==> flow/design.v <==
module unsigned_nonrestoring #(
    parameter int WIDTH = 32
) (
    input logic go,
    input logic[WIDTH-1:0] divisor,
    input logic[WIDTH-1:0] dividend,
    input logic clk, rst,
    output logic done,
    output logic[WIDTH-1:0] quotient,
    output logic[WIDTH-1:0] remainder,
    output logic divide_by_zero
);
typedef enum logic [1:0] {
    WAIT,
    COMPUTE,
    DONE
} state_t;
state_t next_state, state_R;
logic[WIDTH-1:0] Q_R, next_Q, quotient_R, next_quotient, remainder_R, next_remainder;
logic[WIDTH:0] A_R, next_A, B_R, next_B, B_twos_comp_R, next_B_twos_comp;
logic[$clog2(WIDTH):0] Count_R, next_Count;
logic done_R, next_done;
logic divide_by_zero_R, next_divide_by_zero;
assign done = done_R;
assign divide_by_zero = divide_by_zero_R;
assign quotient = quotient_R;
assign remainder = remainder_R;
always_ff @(posedge clk or posedge rst) begin
    if(rst) begin
        state_R <= WAIT;
        Q_R <= '0;
        A_R <= '0;
        B_R <= '0;
        B_twos_comp_R <= '0;
        Count_R <= '0;
        quotient_R <= '0;
        remainder_R <= '0;
        done_R <= 1'b0;
        divide_by_zero_R <= 1'b0;
    end
    else begin
        state_R <= next_state;
        Q_R <= next_Q;
        A_R <= next_A;
        B_R <= next_B;
        B_twos_comp_R <= next_B_twos_comp;
        Count_R <= next_Count;
        quotient_R <= next_quotient;
        remainder_R <= next_remainder;
        done_R <= next_done;
        divide_by_zero_R <= next_divide_by_zero;
    end
end 
logic[WIDTH:0] A_temp;
always_comb begin
    logic[WIDTH:0] one;
    one = 1;
    A_temp = '0;
    next_Q = Q_R;
    next_A = A_R;
    next_B = B_R;
    next_B_twos_comp = B_twos_comp_R;
    next_Count = Count_R;
    next_remainder = remainder_R;
    next_quotient = quotient_R;
    next_state = state_R;
    next_divide_by_zero = divide_by_zero_R;
    next_done = done_R;
    case(state_R)
        WAIT: begin
            if (go) begin
                if(divisor == 0) begin
                    next_state = DONE;
                    next_done = 1'b1;
                    next_divide_by_zero = 1'b1;
                end
                else begin
                    next_A = '0;
                    next_B = {1'b0,divisor};
                    next_B_twos_comp = ~next_B + one;
                    next_Q = dividend;
                    next_Count = WIDTH;
                    next_state = COMPUTE;
                end
            end
        end
        COMPUTE: begin
            if(A_R[WIDTH]) begin
                A_temp = {A_R[WIDTH-1:0], Q_R[WIDTH-1]};
                next_A = A_temp + B_R;
            end else begin
                A_temp = {A_R[WIDTH-1:0], Q_R[WIDTH-1]};
                next_A = A_temp + B_twos_comp_R;
            end
            next_Q = {Q_R[WIDTH-2:0],~next_A[WIDTH]};
            next_Count = Count_R - 1;
            if(next_Count == 0) begin 
                next_state = DONE;
                if(next_A[WIDTH]) next_remainder = next_A[WIDTH-1:0] + B_R;
                else next_remainder = next_A[WIDTH-1:0];
                next_quotient = next_Q[WIDTH-1:0];
                next_done = 1;
            end
        end
        DONE: begin
            next_done = 0;
            next_divide_by_zero = 1'b0;
            next_state = WAIT;
        end
    endcase
end
endmodule
* From RTL to reports: unsigned_nonrestoring
What the tools print for unsigned_nonrestoring, step after step. Lines are those of the file above, counted from 1. A cell with -- has no value.
Inputs: top module unsigned_nonrestoring, clock clk, library sky130hd, library corner tt_025C_1v80

* Word level
Yosys after proc, flatten, opt, wreduce and memory -nomap, before mapping. Memory bits, and registers merged into a memory's read port (data or address), are not among the register bits. Print and check cells are not counted. Equal cells are merged and count once.
Bit counts: word-level cells 57, input bits 67, flip-flop bits (word level) 204, output and inout bits 66
Cells by class: equality and inequality tests 6, reductions and logical operators 12, bitwise operators 3, $add $sub $neg 5, mux-type cells 21
Operator list (number):
- 2-to-1 mux 33 bit | 4
- 2-to-1 mux 32 bit | 3
- parallel mux 33 bit (select 2 bit) | 1
- parallel mux 32 bit (select 2 bit) | 1
- inverter 32 -> 33 bit | 1
- adder 33 x 1 -> 33 bit (second input constant) | 1
- adder 33 x 32 -> 33 bit | 1
- adder 33 bit | 1
- adder 32 bit | 1
- logical NOT 32 bit | 1
- AND reduction 3 bit | 4
- parallel mux 6 bit (select 2 bit) | 1
- 2-to-1 mux 6 bit | 2
- inequality test 2 bit (second input constant) | 4
- subtractor 6 x 1 -> 6 bit (second input constant) | 1
- logical NOT 6 bit | 1
- parallel mux 2 bit (select 3 bit) | 1
- 2-to-1 mux 2 bit | 3
- nonzero test 2 bit | 2
- AND reduction 4 bit | 1
- nonzero test 3 bit | 1
- parallel mux 1 bit (select 3 bit) | 1
- 2-to-1 mux 1 bit | 3
- inverter 1 bit | 2
- equality test 2 x 1 -> 1 bit (second input constant) | 1
- equality test 2 bit (second input constant) | 1
- logical NOT 2 bit | 1
- AND reduction 2 bit | 1
- parallel mux 1 bit (select 2 bit) | 1

* Logic depth
Depth = most cells in a row (Yosys ltp): at word level without a register or memory, in the mapped netlist without a sequential cell, where the memories' decode and read muxes count.
Logic depth: depth in word-level cells 5, ABC_AREA 0, mapped depth 25, gate-level depth less buffers 24

* After synthesis
The flow's flattened synthesis, as Yosys stat reports it; memories are mapped. The netlist is that of the ABC_AREA named above (0 if unset); the other value can give another one. Totals and module areas in this step are rounded.
Synthesis totals: cell area after synthesis 0.0124 mm², mapped flip-flops 204, cell count 1277
Cells by type (number):
- sky130_fd_sc_hd__dfrtp_1 | 203
- sky130_fd_sc_hd__mux2_2 | 93
- sky130_fd_sc_hd__ha_1 | 71
- sky130_fd_sc_hd__nand2_1 | 179
- sky130_fd_sc_hd__mux2i_1 | 57
- sky130_fd_sc_hd__o21ai_0 | 113
- sky130_fd_sc_hd__xnor2_1 | 46
- sky130_fd_sc_hd__xor2_1 | 39
- sky130_fd_sc_hd__a21oi_1 | 64
- sky130_fd_sc_hd__a21o_1 | 30
- sky130_fd_sc_hd__nor2_1 | 55
- sky130_fd_sc_hd__nand3_1 | 35
- sky130_fd_sc_hd__a22o_1 | 16
- sky130_fd_sc_hd__clkbuf_1 | 36
- sky130_fd_sc_hd__o21ai_1 | 26
- sky130_fd_sc_hd__inv_1 | 33
- sky130_fd_sc_hd__nor3_1 | 23
- sky130_fd_sc_hd__o21bai_1 | 13
Other cell types: 52; their cells: 145.

* Worst setup path after synthesis
Path of least setup slack by OpenSTA after synthesis, without wires, with an ideal clock, recovery checks aside; 20% of the period is set as input and as output delay. Where synthesis merged equal registers, the netlist keeps one of their names.
Timing after synthesis: kind register to register, from reg A_R[32], to reg remainder_R[31], period 6.0 ns, driving pins on the path 25, path buffers 2, path slack 0.525 ns, path delay 5.475 ns, data arrival time 5.339 ns, period reached after synthesis 5.475 ns
"path delay" is the arrival time less input delay plus setup time. "driving pins on the path": output pins that drive a net of the path, with the launching flip-flop's if there is one; two outputs of one cell count as two. "period reached after synthesis" = period - worst setup slack (recovery checks aside). The figure is calculated, with input and output delays left at 20% of the set period. Between the ends stands the longest chain of elaborated cells between them, by number of cells; it is not shown to be the way that was timed. Of several equally long chains one is given. A line is the first line of the expression or statement that the cell stems from. Yosys adds cells for indexed reads and writes and turns some case tables into memories.
Between the ends, after synthesis: cell sequence sky130_fd_sc_hd__dfrtp_1 -> sky130_fd_sc_hd__clkbuf_1 -> sky130_fd_sc_hd__clkbuf_1 -> sky130_fd_sc_hd__mux2_2 -> sky130_fd_sc_hd__ha_1 -> sky130_fd_sc_hd__a21o_1 -> sky130_fd_sc_hd__a2111oi_2 -> sky130_fd_sc_hd__o21ai_1 -> sky130_fd_sc_hd__o41ai_4 -> sky130_fd_sc_hd__o21ba_2 -> sky130_fd_sc_hd__o21ai_0 -> sky130_fd_sc_hd__a31oi_1 -> sky130_fd_sc_hd__xnor2_1 -> sky130_fd_sc_hd__ha_1 -> sky130_fd_sc_hd__inv_1 -> sky130_fd_sc_hd__nor2_1 -> sky130_fd_sc_hd__a221oi_1 -> sky130_fd_sc_hd__o2111ai_1 -> sky130_fd_sc_hd__a31oi_1 -> sky130_fd_sc_hd__o21bai_1 -> sky130_fd_sc_hd__a2111oi_0 -> sky130_fd_sc_hd__or4_1 -> sky130_fd_sc_hd__nand3_1 -> sky130_fd_sc_hd__xnor2_1 -> sky130_fd_sc_hd__o21ai_0, length of the longest elaborated chain 4, elaborated cells on any way between the ends 4
RTL lines, path after synthesis:
- from (decl) | RTL line 20 | logic[WIDTH:0] A_R, next_A, B_R, next_B, B_twos_comp_R, next_B_twos_comp;
- from (assign) | RTL line 32 | A_R <= '0;
- from (assign) | RTL line 44 | A_R <= next_A;
- 2-to-1 mux 33 bit | RTL line 88 | if(A_R[WIDTH]) begin
- 2-to-1 mux 33 bit | RTL line 69 | case(state_R)
- adder 32 bit | RTL line 99 | if(next_A[WIDTH]) next_remainder = next_A[WIDTH-1:0] + B_R;
- 2-to-1 mux 32 bit | RTL line 99
- to (assign) | RTL line 37 | remainder_R <= '0;
- to (assign) | RTL line 49 | remainder_R <= next_remainder;
- to (decl) | RTL line 19 | logic[WIDTH-1:0] Q_R, next_Q, quotient_R, next_quotient, remainder_R, next_remainder;

* Timing after layout
Path of least setup slack in the final report of job 1 (OpenROAD, finished layout, wires in). Where an end is a register, its clock arrival counts in the times.
Timing post-layout: kind register to register, from reg A_R[32], to reg remainder_R[31], path buffers 1, data arrival time 6.53 ns, path slack 0.54 ns, period 6.7 ns, driving pins on the path 24
Between the ends stands the longest chain of elaborated cells between them, by number of cells; it is not shown to be the way that was timed. Of several equally long chains one is given.
Between the ends, post-layout: cell sequence sky130_fd_sc_hd__dfrtp_1 -> sky130_fd_sc_hd__buf_4 -> sky130_fd_sc_hd__mux2_2 -> sky130_fd_sc_hd__ha_1 -> sky130_fd_sc_hd__o21ai_0 -> sky130_fd_sc_hd__a211o_1 -> sky130_fd_sc_hd__o21ai_1 -> sky130_fd_sc_hd__o41ai_4 -> sky130_fd_sc_hd__o21ba_2 -> sky130_fd_sc_hd__o21ai_0 -> sky130_fd_sc_hd__a31oi_1 -> sky130_fd_sc_hd__xnor2_1 -> sky130_fd_sc_hd__ha_1 -> sky130_fd_sc_hd__nand3_1 -> sky130_fd_sc_hd__nor2_1 -> sky130_fd_sc_hd__nand2_1 -> sky130_fd_sc_hd__o2111ai_1 -> sky130_fd_sc_hd__a31oi_1 -> sky130_fd_sc_hd__o21bai_1 -> sky130_fd_sc_hd__a2111oi_2 -> sky130_fd_sc_hd__or4_1 -> sky130_fd_sc_hd__nand3_1 -> sky130_fd_sc_hd__xnor2_1 -> sky130_fd_sc_hd__o21ai_0, length of the longest elaborated chain 4, elaborated cells on any way between the ends 4
RTL lines, path post-layout:
- from (decl) | RTL line 20 | logic[WIDTH:0] A_R, next_A, B_R, next_B, B_twos_comp_R, next_B_twos_comp;
- from (assign) | RTL line 32 | A_R <= '0;
- from (assign) | RTL line 44 | A_R <= next_A;
- 2-to-1 mux 33 bit | RTL line 88 | if(A_R[WIDTH]) begin
- 2-to-1 mux 33 bit | RTL line 69 | case(state_R)
- adder 32 bit | RTL line 99 | if(next_A[WIDTH]) next_remainder = next_A[WIDTH-1:0] + B_R;
- 2-to-1 mux 32 bit | RTL line 99
- to (assign) | RTL line 37 | remainder_R <= '0;
- to (assign) | RTL line 49 | remainder_R <= next_remainder;
- to (decl) | RTL line 19 | logic[WIDTH-1:0] Q_R, next_Q, quotient_R, next_quotient, remainder_R, next_remainder;

Subject: flow runs of unsigned_nonrestoring

Hi,

Flow measurements of unsigned_nonrestoring on sky130hd: 6 stored runs with different settings, listed in no order. Input and output delays are each 20% of the period that was set; the output load is 0.01 pF.
"period reached" = clock period - worst setup slack. The figure is calculated, with input and output delays left at 20% of the set period.
"time on the worst setup path" is the time allowed to the run's worst setup path (the clock period less input and output delay, where it has them) less its slack. Clock arrival times count: a late capture clock shortens it, a late launch clock lengthens it.
The measured numbers are rounded.

* Job 1 | settings: CELL_PAD_IN_SITES_DETAIL_PLACEMENT 1; CELL_PAD_IN_SITES_GLOBAL_PLACEMENT 2; CTS_CLUSTER_DIAMETER 371; MIN_ROUTING_LAYER met1; period_ns 6.7; CAP_MARGIN 20; CORE_MARGIN 2; CORE_UTILIZATION 40; SLEW_MARGIN 20 | results: period reached 6.161 ns; total die area 0.0325 mm²; smallest hold slack 0.457 ns; area of the synthesized netlist 0.0124 mm²; total negative slack 0.000 ns; time on the worst setup path 6.16 ns; kind of the worst setup path register to register; utilization 49.0 %; std-cell area (final layout) 0.015 mm²; worst setup slack after layout 0.539 ns
* Job 2 | settings: CELL_PAD_IN_SITES_DETAIL_PLACEMENT 1; CELL_PAD_IN_SITES_GLOBAL_PLACEMENT 1; CORE_MARGIN 9; CTS_CLUSTER_DIAMETER 48; GPL_ROUTABILITY_DRIVEN 1; MAX_ROUTING_LAYER met5; MIN_ROUTING_LAYER met2; TNS_END_PERCENT 100; period_ns 9.94; CAP_MARGIN 20; CORE_UTILIZATION 40; SLEW_MARGIN 20 | results: period reached 6.652 ns; total die area 0.0377 mm²; smallest hold slack 0.474 ns; area of the synthesized netlist 0.0124 mm²; total negative slack 0.000 ns; time on the worst setup path 6.65 ns; kind of the worst setup path register to register; utilization 49.6 %; std-cell area (final layout) 0.0152 mm²; worst setup slack after layout 3.29 ns
* Job 3 | settings: CELL_PAD_IN_SITES_DETAIL_PLACEMENT 2; CELL_PAD_IN_SITES_GLOBAL_PLACEMENT 3; CORE_MARGIN 4; CORE_UTILIZATION 35; CTS_CLUSTER_DIAMETER 104; CTS_CLUSTER_SIZE 98; GPL_TIMING_DRIVEN 0; HOLD_SLACK_MARGIN -0.01; MAX_ROUTING_LAYER met4; MIN_ROUTING_LAYER met1; PLACE_DENSITY_LB_ADDON 0.05; SETUP_SLACK_MARGIN 0.95; period_ns 6.0; CAP_MARGIN 20; SLEW_MARGIN 20 | results: period reached 5.362 ns; total die area 0.0386 mm²; smallest hold slack 0.486 ns; area of the synthesized netlist 0.0124 mm²; total negative slack 0.000 ns; time on the worst setup path 5.36 ns; kind of the worst setup path register to register; utilization 46.7 %; std-cell area (final layout) 0.0163 mm²; worst setup slack after layout 0.638 ns
* Job 4 | settings: ABC_AREA 0; CAP_MARGIN 30; CELL_PAD_IN_SITES_DETAIL_PLACEMENT 1; CELL_PAD_IN_SITES_GLOBAL_PLACEMENT 2; CORE_UTILIZATION 61; CTS_CLUSTER_DIAMETER 316; MAX_ROUTING_LAYER met5; PLACE_DENSITY_LB_ADDON 0.21; SETUP_SLACK_MARGIN -0.28; TNS_END_PERCENT 10; period_ns 3.18; CORE_MARGIN 2; SLEW_MARGIN 20 | no results, placement failed with FLW-0024
* Job 5 | settings: CELL_PAD_IN_SITES_DETAIL_PLACEMENT 0; CORE_UTILIZATION 25; CTS_CLUSTER_SIZE 93; GPL_TIMING_DRIVEN 1; MAX_ROUTING_LAYER met4; MIN_ROUTING_LAYER met1; PLACE_DENSITY 0.74; SETUP_SLACK_MARGIN 1.21; SLEW_MARGIN 0; TNS_END_PERCENT 35; period_ns 7.58; CAP_MARGIN 20; CORE_MARGIN 2 | results: period reached 5.831 ns; total die area 0.0515 mm²; smallest hold slack 0.459 ns; area of the synthesized netlist 0.0124 mm²; total negative slack 0.000 ns; time on the worst setup path 5.83 ns; kind of the worst setup path register to register; utilization 31.5 %; std-cell area (final layout) 0.0154 mm²; worst setup slack after layout 1.75 ns
* Job 6 | settings: CORE_UTILIZATION 72; CTS_CLUSTER_SIZE 13; period_ns 6.0; CAP_MARGIN 20; CORE_MARGIN 2; SLEW_MARGIN 20 | results: period reached 5.643 ns; total die area 0.0183 mm²; smallest hold slack 0.476 ns; area of the synthesized netlist 0.0124 mm²; total negative slack 0.000 ns; time on the worst setup path 5.64 ns; kind of the worst setup path register to register; utilization 86.9 %; std-cell area (final layout) 0.0148 mm²; worst setup slack after layout 0.357 ns

Regards
